==> flow/design.v <==
module multiplier
  (
   input                     clk,
   input                     rst,
   input                     en,
   input [BITS-1:0]          data_a,
   input [BITS-1:0]          data_b,
   output reg [(BITS*2)-1:0] result,
   output                    done
   );
   parameter BITS = 16;
   localparam STATE_IDLE     = 0;
   localparam STATE_MULTIPLY = 1;
   reg                    state;
   reg [$clog2(BITS)-1:0] mul_counter;
   reg [BITS-1:0]         data_a_reg;
   reg [(BITS*2)-1:0]     data_b_reg;
   assign done = (STATE_IDLE == state) && !en;
   always @ (posedge clk) begin
      case (state)
         STATE_IDLE: begin
            if (en) begin
               mul_counter <= 0;
               data_a_reg <= data_a;
               data_b_reg <= { {BITS{1'b0}}, data_b };
               result <= 0;
               state <= STATE_MULTIPLY;
            end
         end
         STATE_MULTIPLY: begin
            if (mul_counter == BITS - 1) begin
               state <= STATE_IDLE;
            end else begin
               mul_counter <= mul_counter + 1;
            end
            data_a_reg <= data_a_reg >> 1;
            data_b_reg <= data_b_reg << 1;
            if (data_a_reg[0]) begin
               result <= result + data_b_reg;
            end
         end
      endcase
      if (rst) begin
         state <= STATE_IDLE;
      end
   end
endmodule
module divider
  (
   input                 clk,
   input                 rst,
   input                 en,
   input [BITS-1:0]      dividend,
   input [BITS-1:0]      divisor,
   output reg [BITS-1:0] quotient,
   output [BITS-1:0]     remainder,
   output                done
   );
   parameter BITS = 16;
   localparam STATE_IDLE   = 0;
   localparam STATE_DIVIDE = 1;
   reg                    state;
   reg [$clog2(BITS)-1:0] div_counter;
   reg [(BITS-1)*2:0]     dividend_reg;
   reg [(BITS-1)*2:0]     divisor_reg;
   assign done = (STATE_IDLE == state) && !en;
   assign remainder = dividend_reg[BITS-1:0];
   always @ (posedge clk) begin
      case (state)
        STATE_IDLE: begin
           if (en) begin
              div_counter <= 0;
              dividend_reg <= { {BITS-1{1'b0}}, dividend };
              divisor_reg <= { divisor, {BITS-1{1'b0}} };
              quotient <= 0;
              state <= STATE_DIVIDE;
           end
        end
        STATE_DIVIDE: begin
           if (div_counter == BITS - 1) begin
              state <= STATE_IDLE;
           end else begin
              div_counter <= div_counter + 1;
           end
           divisor_reg <= divisor_reg >> 1;
           if (dividend_reg < divisor_reg) begin
              quotient <= quotient << 1;
           end else begin
              quotient <= (quotient << 1) | 1'b1;
              dividend_reg <= dividend_reg - divisor_reg;
           end
        end
      endcase
      if (rst) begin
         state <= STATE_IDLE;
      end
   end
endmodule
module processor
  (
   input                        clk,
   input                        rst,
   input                        boot_done,
   output reg [11:0]            status_digits,
   output reg                   halted,
   output reg [16-1:0]  instr_ptr,
   input                        instr_valid,
   input [32-1:0]      cur_instr,
   output reg                   cache_wr_en,
   output reg [16-1:0]  cache_wr_addr,
   output reg [16-1:0]  cache_wr_data,
   input                        cache_wr_done,
   output reg                   cache_rd_en,
   output reg [16-1:0]  cache_rd_addr,
   input [16-1:0]       cache_rd_data,
   input                        cache_rd_done,
   input                        pixel_wr_done,
   output reg                   pixel_en,
   output reg [7:0]             pixel_rgb,
   output reg [7:0]             pixel_x,
   output reg [7:0]             pixel_y,
   input [16-1:0]       rnd,
   output reg                   ms_time_rst,
   input [16-1:0]       ms_time,
   input [142-1:0] buf_inputs
   );
   reg [16-1:0]  registers [16-1:0];
   reg                   overflow_flag;
   reg                   carry_flag;
   reg                   zero_flag;
   reg                   sign_flag;
   wire [7:0]            opcode = cur_instr[31:24];
   wire [7:0]            arg1 = cur_instr[23:16];
   wire [7:0]            arg2 = cur_instr[15:8];
   wire [3:0]            reg1 = arg1[3:0];
   wire [3:0]            reg2 = arg2[3:0];
   wire [16-1:0] dest = registers[reg1];
   wire [16-1:0] src  = registers[reg2];
   wire [15:0]           argA = cur_instr[23:8];
   wire [15:0]           argB = cur_instr[15:0];
   wire signed [16-1:0] signed_dest = dest;
   reg [3:0]             load_reg;
   reg                       multiply_en;
   reg [16-1:0]      multiply_data_a;
   reg [16-1:0]      multiply_data_b;
   wire [(16*2)-1:0] multiply_result;
   wire                      multiply_done;
   multiplier #(.BITS(16)) multiplier_
     (
      .clk(clk),
      .rst(rst),
      .en(multiply_en),
      .data_a(multiply_data_a),
      .data_b(multiply_data_b),
      .result(multiply_result),
      .done(multiply_done)
      );
   reg                   divide_en;
   reg [16-1:0]  dividend;
   reg [16-1:0]  divisor;
   wire [16-1:0] quotient;
   wire [16-1:0] remainder;
   wire                  divide_done;
   divider #(.BITS(16)) divider_
     (
      .clk(clk),
      .rst(rst),
      .en(divide_en),
      .dividend(dividend),
      .divisor(divisor),
      .quotient(quotient),
      .remainder(remainder),
      .done(divide_done)
      );
   localparam [3:0] STATE_PRE_BOOT   = 0;
   localparam [3:0] STATE_HALT       = 1;
   localparam [3:0] STATE_EXECUTING  = 2;
   localparam [3:0] STATE_WR_WAIT    = 3;
   localparam [3:0] STATE_PIXEL_WAIT = 4;
   localparam [3:0] STATE_RD_WAIT    = 5;
   localparam [3:0] STATE_RET_WAIT   = 6;
   localparam [3:0] STATE_MULTIPLY   = 7;
   localparam [3:0] STATE_DIVIDE     = 8;
   reg [3:0]            state;
   always @ (posedge clk) begin
      cache_wr_en <= 0;
      cache_rd_en <= 0;
      pixel_en <= 0;
      multiply_en <= 0;
      divide_en <= 0;
      ms_time_rst <= 0;
      case (state)
        STATE_PRE_BOOT: begin
           if (boot_done) begin
              state <= STATE_EXECUTING;
           end
        end
        STATE_HALT: begin
           halted <= 1;
        end
        STATE_EXECUTING: begin
           halted <= 0;
           if (instr_valid) begin
              execute();
           end
        end
        STATE_WR_WAIT: begin
           if (cache_wr_done) begin
              state <= STATE_EXECUTING;
           end
        end
        STATE_PIXEL_WAIT: begin
           if (pixel_wr_done) begin
              state <= STATE_EXECUTING;
           end
        end
        STATE_RD_WAIT: begin
           if (cache_rd_done) begin
              registers[load_reg] <= cache_rd_data;
              state <= STATE_EXECUTING;
           end
        end
        STATE_RET_WAIT: begin
           if (cache_rd_done) begin
              instr_ptr <= cache_rd_data + 32 / 8;
              state <= STATE_EXECUTING;
           end
        end
        STATE_MULTIPLY: begin
           if (multiply_done) begin
              registers[load_reg] <= multiply_result[16-1:0];
              state <= STATE_EXECUTING;
           end
        end
        STATE_DIVIDE: begin
           if (divide_done) begin
              registers[load_reg] <= quotient;
              state <= STATE_EXECUTING;
           end
        end
      endcase
      if (rst) begin
         state <= STATE_PRE_BOOT;
         status_digits <= 0;
         halted <= 0;
         instr_ptr <= 0;
         cache_wr_en <= 0;
         cache_rd_en <= 0;
         pixel_en <= 0;
         pixel_rgb <= 0;
         ms_time_rst <= 0;
         multiply_en <= 0;
         divide_en <= 0;
         overflow_flag <= 0;
         carry_flag <= 0;
         zero_flag <= 0;
         sign_flag <= 0;
      end
   end
   task execute;
      reg [16:0] result;
      begin
         result = 0;
         instr_ptr <= instr_ptr + 32 / 8;
         case (opcode)
           8'h00: begin
           end
           8'h01: begin
              registers[reg1] <= buf_inputs[src];
           end
           8'h02: begin
              if (cache_wr_done) begin
                 push(instr_ptr);
                 instr_ptr <= argA;
              end else begin
                 instr_ptr <= instr_ptr;
              end
           end
           8'h03: begin
              if (cache_rd_done) begin
                 pop();
                 registers[4'b0] <= registers[4'b0] - arg1 - 16 / 8;
                 state <= STATE_RET_WAIT;
              end else begin
                 instr_ptr <= instr_ptr;
              end
           end
           8'h04: begin
              if (cache_rd_done) begin
                 read(src);
              end else begin
                 instr_ptr <= instr_ptr;
              end
           end
           8'h05: begin
              if (cache_rd_done) begin
                 read(argB);
              end else begin
                 instr_ptr <= instr_ptr;
              end
           end
           8'h06: begin
              registers[reg1] <= src;
           end
           8'h07: begin
              registers[reg1] <= argB;
           end
           8'h08: begin
              if (cache_wr_done) begin
                 push(dest);
              end else begin
                 instr_ptr <= instr_ptr;
              end
           end
           8'h09: begin
              if (cache_rd_done) begin
                 pop();
              end else begin
                 instr_ptr <= instr_ptr;
              end
           end
           8'h0A: begin
              result = dest + src;
              registers[reg1] <= result[16-1:0];
           end
           8'h0B: begin
              result = dest - src;
              registers[reg1] <= result[16-1:0];
           end
           8'h0C: begin
              if (multiply_done) begin
                 multiply_en <= 1;
                 multiply_data_a <= dest;
                 multiply_data_b <= src;
                 state <= STATE_MULTIPLY;
                 load_reg <= reg1;
              end else begin
                 instr_ptr <= instr_ptr;
              end
           end
           8'h0D: begin
              if (divide_done) begin
                 divide_en <= 1;
                 dividend <= dest;
                 divisor <= src;
                 state <= STATE_DIVIDE;
                 load_reg <= reg1;
              end else begin
                 instr_ptr <= instr_ptr;
              end
           end
           8'h0E: begin
              registers[reg1] <= dest & src;
           end
           8'h0F: begin
              registers[reg1] <= dest | src;
           end
           8'h10: begin
              registers[reg1] <= dest ^ src;
           end
           8'h11: begin
              registers[reg1] <= dest << src;
           end
           8'h12: begin
              registers[reg1] <= signed_dest >>> src;
           end
           8'h13: begin
              registers[reg1] <= dest >> src;
           end
           8'h14: begin
              result = dest - src;
           end
           8'h15: begin
              result = { 1'b0, dest & src };
           end
           8'h16: begin
              pixel_rgb <= dest[7:0];
           end
           8'h17: begin
              if (pixel_wr_done) begin
                 pixel_en <= 1;
                 pixel_x <= dest[7:0];
                 pixel_y <= src[7:0];
                 state <= STATE_PIXEL_WAIT;
              end else begin
                 instr_ptr <= instr_ptr;
              end
           end
           8'h18: begin
              if (cache_wr_done) begin
                 write(dest, src);
              end else begin
                 instr_ptr <= instr_ptr;
              end
           end
           8'h19: begin
              if (cache_wr_done) begin
                 write(dest, argB);
              end else begin
                 instr_ptr <= instr_ptr;
              end
           end
           8'h1A: begin
              registers[reg1] <= ms_time;
           end
           8'h1B: begin
              ms_time_rst <= 1;
           end
           8'h1C: begin
              registers[reg1] <= rnd;
           end
           8'h30: begin
              instr_ptr <= dest;
           end
           8'h31: begin
              instr_ptr <= argA;
           end
           8'h32: begin
              if (zero_flag) begin
                 instr_ptr <= argA;
              end
           end
           8'h33: begin
              if (!zero_flag) begin
                 instr_ptr <= argA;
              end
           end
           8'h34: begin
              if (!zero_flag && sign_flag == overflow_flag) begin
                 instr_ptr <= argA;
              end
           end
           8'h35: begin
              if (sign_flag == overflow_flag) begin
                 instr_ptr <= argA;
              end
           end
           8'h36: begin
              if (!carry_flag && !zero_flag) begin
                 instr_ptr <= argA;
              end
           end
           8'h37: begin
              if (!carry_flag) begin
                 instr_ptr <= argA;
              end
           end
           8'h38: begin
              if (sign_flag != overflow_flag) begin
                 instr_ptr <= argA;
              end
           end
           8'h39: begin
              if (sign_flag != overflow_flag || zero_flag) begin
                 instr_ptr <= argA;
              end
           end
           8'h3A: begin
              if (carry_flag) begin
                 instr_ptr <= argA;
              end
           end
           8'h3B: begin
              if (carry_flag || zero_flag) begin
                 instr_ptr <= argA;
              end
           end
           8'h3C: begin
              if (overflow_flag) begin
                 instr_ptr <= argA;
              end
           end
           8'h3D: begin
              if (!overflow_flag) begin
                 instr_ptr <= argA;
              end
           end
           8'h3E: begin
              if (sign_flag) begin
                 instr_ptr <= argA;
              end
           end
           8'h3F: begin
              if (!sign_flag) begin
                 instr_ptr <= argA;
              end
           end
           default: begin
              status_digits <= 12'h700 | opcode;
              state <= STATE_HALT;
           end
         endcase
         if (8'h14 == opcode || 8'h15 == opcode ||
             8'h0A == opcode || 8'h0B == opcode) begin
            set_flags(result);
         end else begin
            clear_flags();
         end
      end
   endtask
   task write;
      input [16-1:0] data;
      input [16-1:0] addr;
      begin
         cache_wr_en <= 1;
         cache_wr_addr <= addr;
         cache_wr_data <= data;
         state <= STATE_WR_WAIT;
      end
   endtask
   task read;
      input [16-1:0] addr;
      begin
         load_reg <= reg1;
         cache_rd_en <= 1;
         cache_rd_addr <= addr;
         state <= STATE_RD_WAIT;
      end
   endtask
   task push;
      input [16-1:0] push_data;
      reg [16-1:0]   new_stack_ptr;
      begin
         new_stack_ptr = registers[4'b0] + 16 / 8;
         write(push_data, new_stack_ptr);
         registers[4'b0] <= new_stack_ptr;
      end
   endtask
   task pop;
      reg [16-1:0] stack_ptr;
      begin
         stack_ptr = registers[4'b0];
         read(stack_ptr);
         registers[4'b0] <= stack_ptr - 2;
      end
   endtask;
   task set_flags;
      input [16:0] result;
      begin
         if (8'h0A == opcode) begin
            overflow_flag <= (dest[16-1] &
                              src[16-1] &
                              ~result[16-1]) |
                             (~dest[16-1] &
                              ~src[16-1] &
                              result[16-1]);            
         end else if (8'h0B == opcode || 8'h14 == opcode) begin
            overflow_flag <= (dest[16-1] &
                              ~src[16-1] &
                              ~result[16-1]) |
                             (~dest[16-1] &
                              src[16-1] &
                              result[16-1]);
         end else begin
            overflow_flag <= 0;
         end
         carry_flag <= result[16];
         zero_flag <= (0 == result[16-1:0]);
         sign_flag <= result[16-1];
      end
   endtask
   task clear_flags;
      begin
         overflow_flag <= 0;
         carry_flag <= 0;
         zero_flag <= 0;
         sign_flag <= 0;
      end
   endtask
endmodule
Subject: tool reports on processor

Hi,

### From RTL to reports: processor

Tool output for the design above before and after an edit, in the order of the flow.
Lines under "unedited" count in the file above, lines under "edited" in the edited file.
"change": "edited" minus "unedited" as printed here. "rel. change": 100 x difference / "unedited".
Library cell names are shortened.
The mark n/a stands for no value.

* top module: processor
* clock input: clk
* cell library: sky130hd
* library corner: tt_025C_1v80

### Edit of the RTL

The edit as a unified diff against the file above.
The edit is scripted: it alters the design's behaviour and was not made to optimise anything.

```diff
@@ -118,5 +118,5 @@
    output reg                   pixel_en,
    output reg [7:0]             pixel_rgb,
-   output reg [7:0]             pixel_x,
+   output reg [7:0]             pixel_x_o,
    output reg [7:0]             pixel_y,
    input [16-1:0]       rnd,
@@ -125,4 +125,6 @@
    input [142-1:0] buf_inputs
    );
+   reg [7:0] pixel_x;
+   always @(posedge clk) pixel_x_o <= pixel_x;
    reg [16-1:0]  registers [16-1:0];
    reg                   overflow_flag;
```

### After elaboration

Counts by Yosys on the flattened word-level netlist (proc, flatten, opt, wreduce; memories kept). Register bits leave out memories and registers merged into their read ports (data or address). Print and check cells are left out.
Yosys's memory passes give these memory sizes; they may raise the number of words (mostly to a power of two), join words into wider ones and drop unused or constant bits.

Cells by class
* shift operators: unedited 4, edited 4, change 0, rel. change 0.00%
* eq/ne operators: unedited 95, edited 95, change 0, rel. change 0.00%
* $lt $le $gt $ge: unedited 1, edited 1, change 0, rel. change 0.00%
* reductions and logical operators: unedited 57, edited 57, change 0, rel. change 0.00%
* multipliers: unedited 0, edited 0, change 0
* muxes and demuxes: unedited 237, edited 237, change 0, rel. change 0.00%
* div/mod/pow operators: unedited 0, edited 0, change 0
* bitwise operators: unedited 44, edited 44, change 0, rel. change 0.00%
* add/subtract/negate cells: unedited 12, edited 12, change 0, rel. change 0.00%

Operators with widths
* 2-to-1 mux 16 bit: unedited 114, edited 114, change 0, rel. change 0.00%
* 2-to-1 mux 1 bit: unedited 73, edited 73, change 0, rel. change 0.00%
* 2-to-1 mux 4 bit: unedited 22, edited 22, change 0, rel. change 0.00%
* OR 1 bit: unedited 20, edited 20, change 0, rel. change 0.00%
* != test 2 bit with constant B: unedited 17, edited 17, change 0, rel. change 0.00%
* == test 8 x 6 -> 1 bit with constant B: unedited 16, edited 16, change 0, rel. change 0.00%
* == test 8 x 5 -> 1 bit with constant B: unedited 13, edited 13, change 0, rel. change 0.00%
* inverter 1 bit: unedited 13, edited 13, change 0, rel. change 0.00%
* != test 2 x 1 -> 1 bit with constant B: unedited 9, edited 9, change 0, rel. change 0.00%
* AND 1 bit: unedited 8, edited 8, change 0, rel. change 0.00%
* == test 8 x 4 -> 1 bit with constant B: unedited 8, edited 8, change 0, rel. change 0.00%
* OR reduction 4 bit: unedited 7, edited 7, change 0, rel. change 0.00%
* logical OR 1 bit: unedited 6, edited 6, change 0, rel. change 0.00%
* AND reduction 2 bit: unedited 5, edited 5, change 0, rel. change 0.00%
* == test 4 x 3 -> 1 bit with constant B: unedited 4, edited 4, change 0, rel. change 0.00%
* == test 8 x 3 -> 1 bit with constant B: unedited 4, edited 4, change 0, rel. change 0.00%
* logical AND 1 bit: unedited 4, edited 4, change 0, rel. change 0.00%
* zero test 1 bit: unedited 4, edited 4, change 0, rel. change 0.00%
* != test 4 bit with constant B: unedited 4, edited 4, change 0, rel. change 0.00%
* case mux 16 bit (select 2 bit): unedited 4, edited 4, change 0, rel. change 0.00%
* OR reduction 2 bit: unedited 4, edited 4, change 0, rel. change 0.00%
* == test 4 bit with constant B: unedited 3, edited 3, change 0, rel. change 0.00%
* 2-to-1 mux 31 bit: unedited 3, edited 3, change 0, rel. change 0.00%
* 2-to-1 mux 32 bit: unedited 3, edited 3, change 0, rel. change 0.00%
* != test 3 bit with constant B: unedited 3, edited 3, change 0, rel. change 0.00%
* case mux 1 bit (select 2 bit): unedited 3, edited 3, change 0, rel. change 0.00%
* AND reduction 4 bit: unedited 3, edited 3, change 0, rel. change 0.00%
* AND reduction 6 bit: unedited 3, edited 3, change 0, rel. change 0.00%

Not every row of either side is listed.

Word-level totals
* input port bits: unedited 229, edited 229, change 0, rel. change 0.00%
* latch bits: unedited 0, edited 0, change 0
* clocked read ports x word width: unedited 0, edited 0, change 0
* bits in registers: unedited 348, edited 356, change +8, rel. change +2.30%
* memory cells: unedited 1, edited 1, change 0, rel. change 0.00%
* memory bits (writable): unedited 256, edited 256, change 0, rel. change 0.00%
* ROM bits: unedited 0, edited 0, change 0
* cells after elaboration: unedited 486, edited 487, change +1, rel. change +0.21%
* output and inout port bits: unedited 105, edited 105, change 0, rel. change 0.00%

Memories
* shape (words x width / read and write ports): unedited registers 16 x 16 bit 3R1W, edited registers 16 x 16 bit 3R1W

### Longest topological paths

Longest topological path by Yosys (ltp), each cell counted once; first at word level (registers and memories cut), then after technology mapping (sequential cells cut; the memories' decode and read muxes count).

Depth
* depth in word-level cells: unedited 18, edited 18, change 0, rel. change 0.00%
* ABC_AREA: unedited 0, edited 0
* mapped depth: unedited 23, edited 24, change +1, rel. change +4.35%

### Mapped cells and area

Yosys stat after the flow's synthesis: flattened, memories mapped to cells. It holds for the ABC_AREA given above (unset counts as 0); a run with the other value may have another netlist.

Cell types
* nand2_1: unedited 279, edited 330, change +51, rel. change +18.28%
* o21ai_0: unedited 142, edited 193, change +51, rel. change +35.92%
* mux4_2: unedited 145, edited 103, change -42, rel. change -28.97%
* mux2i_1: unedited 114, edited 73, change -41, rel. change -35.96%
* nand3_1: unedited 92, edited 127, change +35, rel. change +38.04%
* mux4_1: unedited 0, edited 22, change +22
* nor3_1: unedited 54, edited 74, change +20, rel. change +37.04%
* a221o_1: unedited 24, edited 5, change -19, rel. change -79.17%
* and2_1: unedited 62, edited 44, change -18, rel. change -29.03%
* o211ai_1: unedited 19, edited 35, change +16, rel. change +84.21%
* mux2_2: unedited 91, edited 76, change -15, rel. change -16.48%
* clkbuf_1: unedited 133, edited 119, change -14, rel. change -10.53%
* nand4_1: unedited 17, edited 30, change +13, rel. change +76.47%
* o221ai_1: unedited 11, edited 24, change +13, rel. change +118.18%
* a211oi_1: unedited 33, edited 45, change +12, rel. change +36.36%
* nor4_1: unedited 25, edited 16, change -9, rel. change -36.00%
* dfxtp_1: unedited 55, edited 63, change +8, rel. change +14.55%
* o22ai_1: unedited 23, edited 16, change -7, rel. change -30.43%

Not every row of either side is listed.

Mapped netlist
* buffers: unedited 207, edited 210, change +3, rel. change +1.45%
* mapped cells: unedited 3210, edited 3314, change +104, rel. change +3.24%
* chip area (Yosys) (um2): unedited 35690.5, edited 35987.0, change +296.5, rel. change +0.83%
* sequential part of the area (um2): unedited 16776.1, edited 16936.2, change +160.1, rel. change +0.95%
* flip-flops: unedited 577, edited 585, change +8, rel. change +1.39%

The figures by module come from a second, unflattened synthesis with its own total; it is not the netlist above.

Unflattened totals
* cell total of the unflattened synthesis: unedited 3614, edited 3731, change +117, rel. change +3.24%
* area total of the unflattened synthesis (um2): unedited 39232.6, edited 40020.9, change +788.3, rel. change +2.01%

Rows give one instance, submodules left out.

Modules, unedited
* processor: seq. area 12712.2 um2, cells 2656, times used 1, area 28746.3 um2
* divider (BITS=16): seq. area 2482.4 um2, cells 488, times used 1, area 5266.3 um2
* multiplier (BITS=16): seq. area 2542.4 um2, cells 470, times used 1, area 5220.0 um2

Modules, edited
* processor: seq. area 12872.3 um2, cells 2773, times used 1, area 29534.6 um2
* divider (BITS=16): seq. area 2482.4 um2, cells 488, times used 1, area 5266.3 um2
* multiplier (BITS=16): seq. area 2542.4 um2, cells 470, times used 1, area 5220.0 um2

### Timing after synthesis

OpenSTA on the mapped netlist: ideal clock, no wires. The path of least setup slack (recovery checks aside). Input and output delay are each 20% of the period. Register names are those of the netlist, which keeps one name where synthesis merged equal registers.

Timing path post-synthesis
* path type: unedited input to register, edited input to register
* from: unedited in cur_instr[16], edited in cur_instr[9]
* to: unedited mem registers[0][15], edited mem registers[0][13]
* buffers on the path: unedited 4, edited 6, change +2, rel. change +50.00%
* clock period (ns): unedited 9.0, edited 9.0, change 0.0, rel. change 0.00%
* data required time (ns): unedited 8.698, edited 8.670, change -0.028, rel. change -0.32%
* setup slack (ns): unedited 1.844, edited 1.732, change -0.112
* delay of the path (ns): unedited 5.356, edited 5.468, change +0.112, rel. change +2.09%
* time at the first pin (ns): unedited 1.800, edited 1.800, change 0.000, rel. change 0.00%
* driving pins on the path: unedited 20, edited 19, change -1, rel. change -5.00%
* data arrival time (ns): unedited 6.854, edited 6.938, change +0.084, rel. change +1.23%
* synthesis period reached (ns): unedited 7.156, edited 7.268, change +0.112, rel. change +1.57%

"delay of the path" = arrival - input delay + setup time.
"driving pins on the path" counts driving pins, that of a launching flip-flop among them; a cell with two outputs on the path counts twice.
"synthesis period reached" is the clock period less the worst setup slack; recovery checks do not enter. This is arithmetic on one report: input and output delays are still those of the set period (20% each).
Between the ends stands the longest chain of elaborated cells between them, by number of cells; it is not shown to be the way that was timed. Of several equally long chains one is given.
Each line given opens the expression or statement behind the cell; cells for indexed reads and writes are added by Yosys, which also makes memories of some case tables.
A memory read counts as a cell of the chain, while the word-level depth stops at memories.
unedited: Ways into the end's enable are left out, as the timed path ends at the data pin.

On the way, post-synthesis, unedited:
* cells stage by stage: buf_2 -> buf_2 -> buf_2 -> buf_2 -> mux4_2 -> a22oi_1 -> nand2_1 -> inv_1 -> ha_1 -> or2_2 -> a221oi_1 -> o22ai_1 -> o41ai_1 -> o41ai_1 -> o31ai_2 -> nand2_1 -> a221o_1 -> o311ai_1 -> nand2_1 -> a31oi_1
* cells in the longest elaborated chain: 17
* elaborated cells on any way between the ends: 54
* those cells by class: add/sub (4); shift (3); mux (43); logic (3); memory (1)

Ends and longest elaborated chain, post-synthesis, unedited
* start: declaration: line 108 `input [32-1:0]      cur_instr,`
* memory read (16 x 16 bit): line 127 `reg [16-1:0]  registers [16-1:0];`
* adder 16 x 16 -> 17 bit: line 323 `result = dest + src;`
* 2-to-1 mux 16 bit: line 265 `case (opcode)`
* 2-to-1 mux 16 bit: line 203 `if (instr_valid) begin`
* 2-to-1 mux 16 bit: line 192 `case (state)`
* 2-to-1 mux 16 bit (12 in a row)
* end: declaration: line 127

Nets of the timed path that keep an RTL name, with a line that drives or declares them; the list need not be complete.

Nets with RTL names, path post-synthesis, unedited
* dest[1]: line 137 `wire [16-1:0] dest = registers[reg1];`

On the way, post-synthesis, edited:
* cells stage by stage: buf_2 -> clkbuf_1 -> clkbuf_1 -> mux4_2 -> a221oi_4 -> buf_2 -> buf_1 -> buf_1 -> ha_1 -> nor4b_1 -> o311ai_1 -> a21o_1 -> a211oi_1 -> a221oi_1 -> xnor2_1 -> nand2_1 -> a21oi_1 -> and4bb_1 -> o21ai_0

Ends and longest elaborated chain, post-synthesis, edited
* start: declaration: line 108 `input [32-1:0]      cur_instr,`
* end: declaration: line 129 `reg [16-1:0]  registers [16-1:0];`

edited: No chain of elaborated cells between the ends is given.

### Timing after layout

Path of least setup slack in the final report of each run of pair A (OpenROAD, finished layout, wires in). Where an end is a register, its clock arrival counts in the times.

Timing path after layout
* path type: unedited input to register, edited input to register
* from: unedited in cur_instr[18], edited in cur_instr[18]
* to: unedited mem registers[8][15], edited reg overflow_flag
* clock period (ns): unedited 7.52, edited 7.52, change 0.00, rel. change 0.00%
* buffers on the path: unedited 2, edited 3, change +1, rel. change +50.00%
* data required time (ns): unedited 7.98, edited 8.08, change +0.10, rel. change +1.25%
* data arrival time (ns): unedited 7.23, edited 7.45, change +0.22, rel. change +3.04%
* time at the first pin (ns): unedited 1.50, edited 1.50, change 0.00, rel. change 0.00%
* driving pins on the path: unedited 18, edited 19, change +1, rel. change +5.56%
* setup slack (ns): unedited 0.75, edited 0.63, change -0.12

Between the ends stands the longest chain of elaborated cells between them, by number of cells; it is not shown to be the way that was timed. Of several equally long chains one is given.
A memory read counts as a cell of the chain, while the word-level depth stops at memories.
unedited: Ways into the end's enable are left out, as the timed path ends at the data pin.

On the way, after layout, unedited:
* cells stage by stage: clkdlybuf4s50_1 -> and2_1 -> a22oi_1 -> nand2_1 -> inv_1 -> ha_1 -> or2_2 -> a221oi_1 -> o22ai_1 -> o41ai_1 -> o41ai_1 -> o31ai_2 -> nand2_1 -> a221o_1 -> o311ai_1 -> nand2_1 -> a31oi_1 -> buf_4
* cells in the longest elaborated chain: 17
* elaborated cells on any way between the ends: 54
* those cells by class: add/sub (4); shift (3); mux (43); logic (3); memory (1)

Ends and longest elaborated chain, after layout, unedited
* start: declaration: line 108 `input [32-1:0]      cur_instr,`
* memory read (16 x 16 bit): line 127 `reg [16-1:0]  registers [16-1:0];`
* adder 16 x 16 -> 17 bit: line 323 `result = dest + src;`
* 2-to-1 mux 16 bit: line 265 `case (opcode)`
* 2-to-1 mux 16 bit: line 203 `if (instr_valid) begin`
* 2-to-1 mux 16 bit: line 192 `case (state)`
* 2-to-1 mux 16 bit (12 in a row)
* end: declaration: line 127

Nets of the timed path that keep an RTL name, with a line that drives or declares them; the list need not be complete.

Nets with RTL names, path after layout, unedited
* dest[1]: line 137 `wire [16-1:0] dest = registers[reg1];`

On the way, after layout, edited:
* cells stage by stage: clkdlybuf4s50_1 -> nor2b_1 -> a22oi_1 -> nand2_1 -> buf_4 -> inv_1 -> ha_1 -> o21bai_1 -> nor4b_1 -> buf_4 -> o311ai_1 -> a21o_1 -> a2111oi_0 -> o221ai_1 -> mux2_2 -> a211oi_2 -> mux2i_1 -> or4_1 -> a31oi_1
* cells in the longest elaborated chain: 11
* elaborated cells on any way between the ends: 22
* those cells by class: add/sub (2); mux (6); logic (13); memory (1)

Ends and longest elaborated chain, after layout, edited
* start: declaration: line 108 `input [32-1:0]      cur_instr,`
* memory read (16 x 16 bit): line 129 `reg [16-1:0]  registers [16-1:0];`
* subtractor 16 x 16 -> 17 bit: line 373 `result = dest - src;`
* case mux 17 bit (select 3 bit): line 267 `case (opcode)`
* 2-to-1 mux 17 bit: line 205 `if (instr_valid) begin`
* 2-to-1 mux 17 bit: line 194 `case (state)`
* inverter 1 bit: line 552 `~result[16-1]) |`
* AND 1 bit: line 550 `overflow_flag <= (dest[16-1] &`
* OR 1 bit: line 550
* 2-to-1 mux 1 bit: line 549 `end else if (8'h0B == opcode || 8'h14 == opcode) begin`
* 2-to-1 mux 1 bit: line 542 `if (8'h0A == opcode) begin`
* 2-to-1 mux 1 bit: line 495 `if (8'h14 == opcode || 8'h15 == opcode ||`
* end: assignment: line 256 `overflow_flag <= 0;`
* end: declaration: line 130 `reg                   overflow_flag;`

Nets with RTL names, path after layout, edited
* dest[1]: line 139 `wire [16-1:0] dest = registers[reg1];`

### Measured runs

Both versions went through the flow (Yosys, OpenROAD) with the same settings in each pair. Constraints: input delay and output delay 20% of the set period each, output load 0.01 pF.

Settings, pair A:
* CORE_UTILIZATION: 40
* PLACE_DENSITY: 0.6
* period_ns: 7.52
* CAP_MARGIN: 20
* CORE_MARGIN: 2
* SLEW_MARGIN: 20

Final reports, pair A
* post-route utilization (%): unedited 49.1, edited 48.5, change -0.6
* setup slack of the critical path (ns): unedited 0.745, edited 0.631, change -0.114
* std-cell area (final layout) (um2): unedited 43382.9, edited 43472.9, change +90.0, rel. change +0.21%
* netlist area reported by Yosys (um2): unedited 35690.5, edited 35987.0, change +296.5, rel. change +0.83%
* worst hold slack in the final report (ns): unedited 0.450, edited 0.339, change -0.111
* total design power (W): unedited 0.00823, edited 0.00806, change -0.00017, rel. change -2.07%
* post-route setup TNS (ns): unedited 0.000, edited 0.000, change 0.000
* die footprint (um2): unedited 91630.3, edited 92382.6, change +752.3, rel. change +0.82%
* period reached (ns): unedited 6.775, edited 6.889, change +0.114, rel. change +1.68%

Settings, pair B:
* CELL_PAD_IN_SITES_DETAIL_PLACEMENT: 1
* CORE_UTILIZATION: 27
* CTS_CLUSTER_DIAMETER: 320
* MIN_ROUTING_LAYER: met2
* PLACE_DENSITY_LB_ADDON: 0.22
* TNS_END_PERCENT: 90
* period_ns: 6.23
* CAP_MARGIN: 20
* CORE_MARGIN: 2
* SLEW_MARGIN: 20

Final reports, pair B
* post-route utilization (%): unedited 36.0, edited 35.7, change -0.3
* setup slack of the critical path (ns): unedited 0.078, edited 0.144, change +0.066
* std-cell area (final layout) (um2): unedited 47312.9, edited 47057.6, change -255.3, rel. change -0.54%
* netlist area reported by Yosys (um2): unedited 35690.5, edited 35987.0, change +296.5, rel. change +0.83%
* worst hold slack in the final report (ns): unedited 0.451, edited 0.339, change -0.112
* total design power (W): unedited 0.011117, edited 0.011036, change -0.000081, rel. change -0.73%
* post-route setup TNS (ns): unedited 0.000, edited 0.000, change 0.000
* die footprint (um2): unedited 135111.0, edited 136220.0, change +1109.0, rel. change +0.82%
* period reached (ns): unedited 6.152, edited 6.086, change -0.066, rel. change -1.07%

"period reached" is the run's clock period less its worst setup slack. It is reckoned from that one timing run; input and output delays stay at 20% of the period that was set.
"total design power": no workload was simulated; the value follows from the tool's default switching activity.

Regards
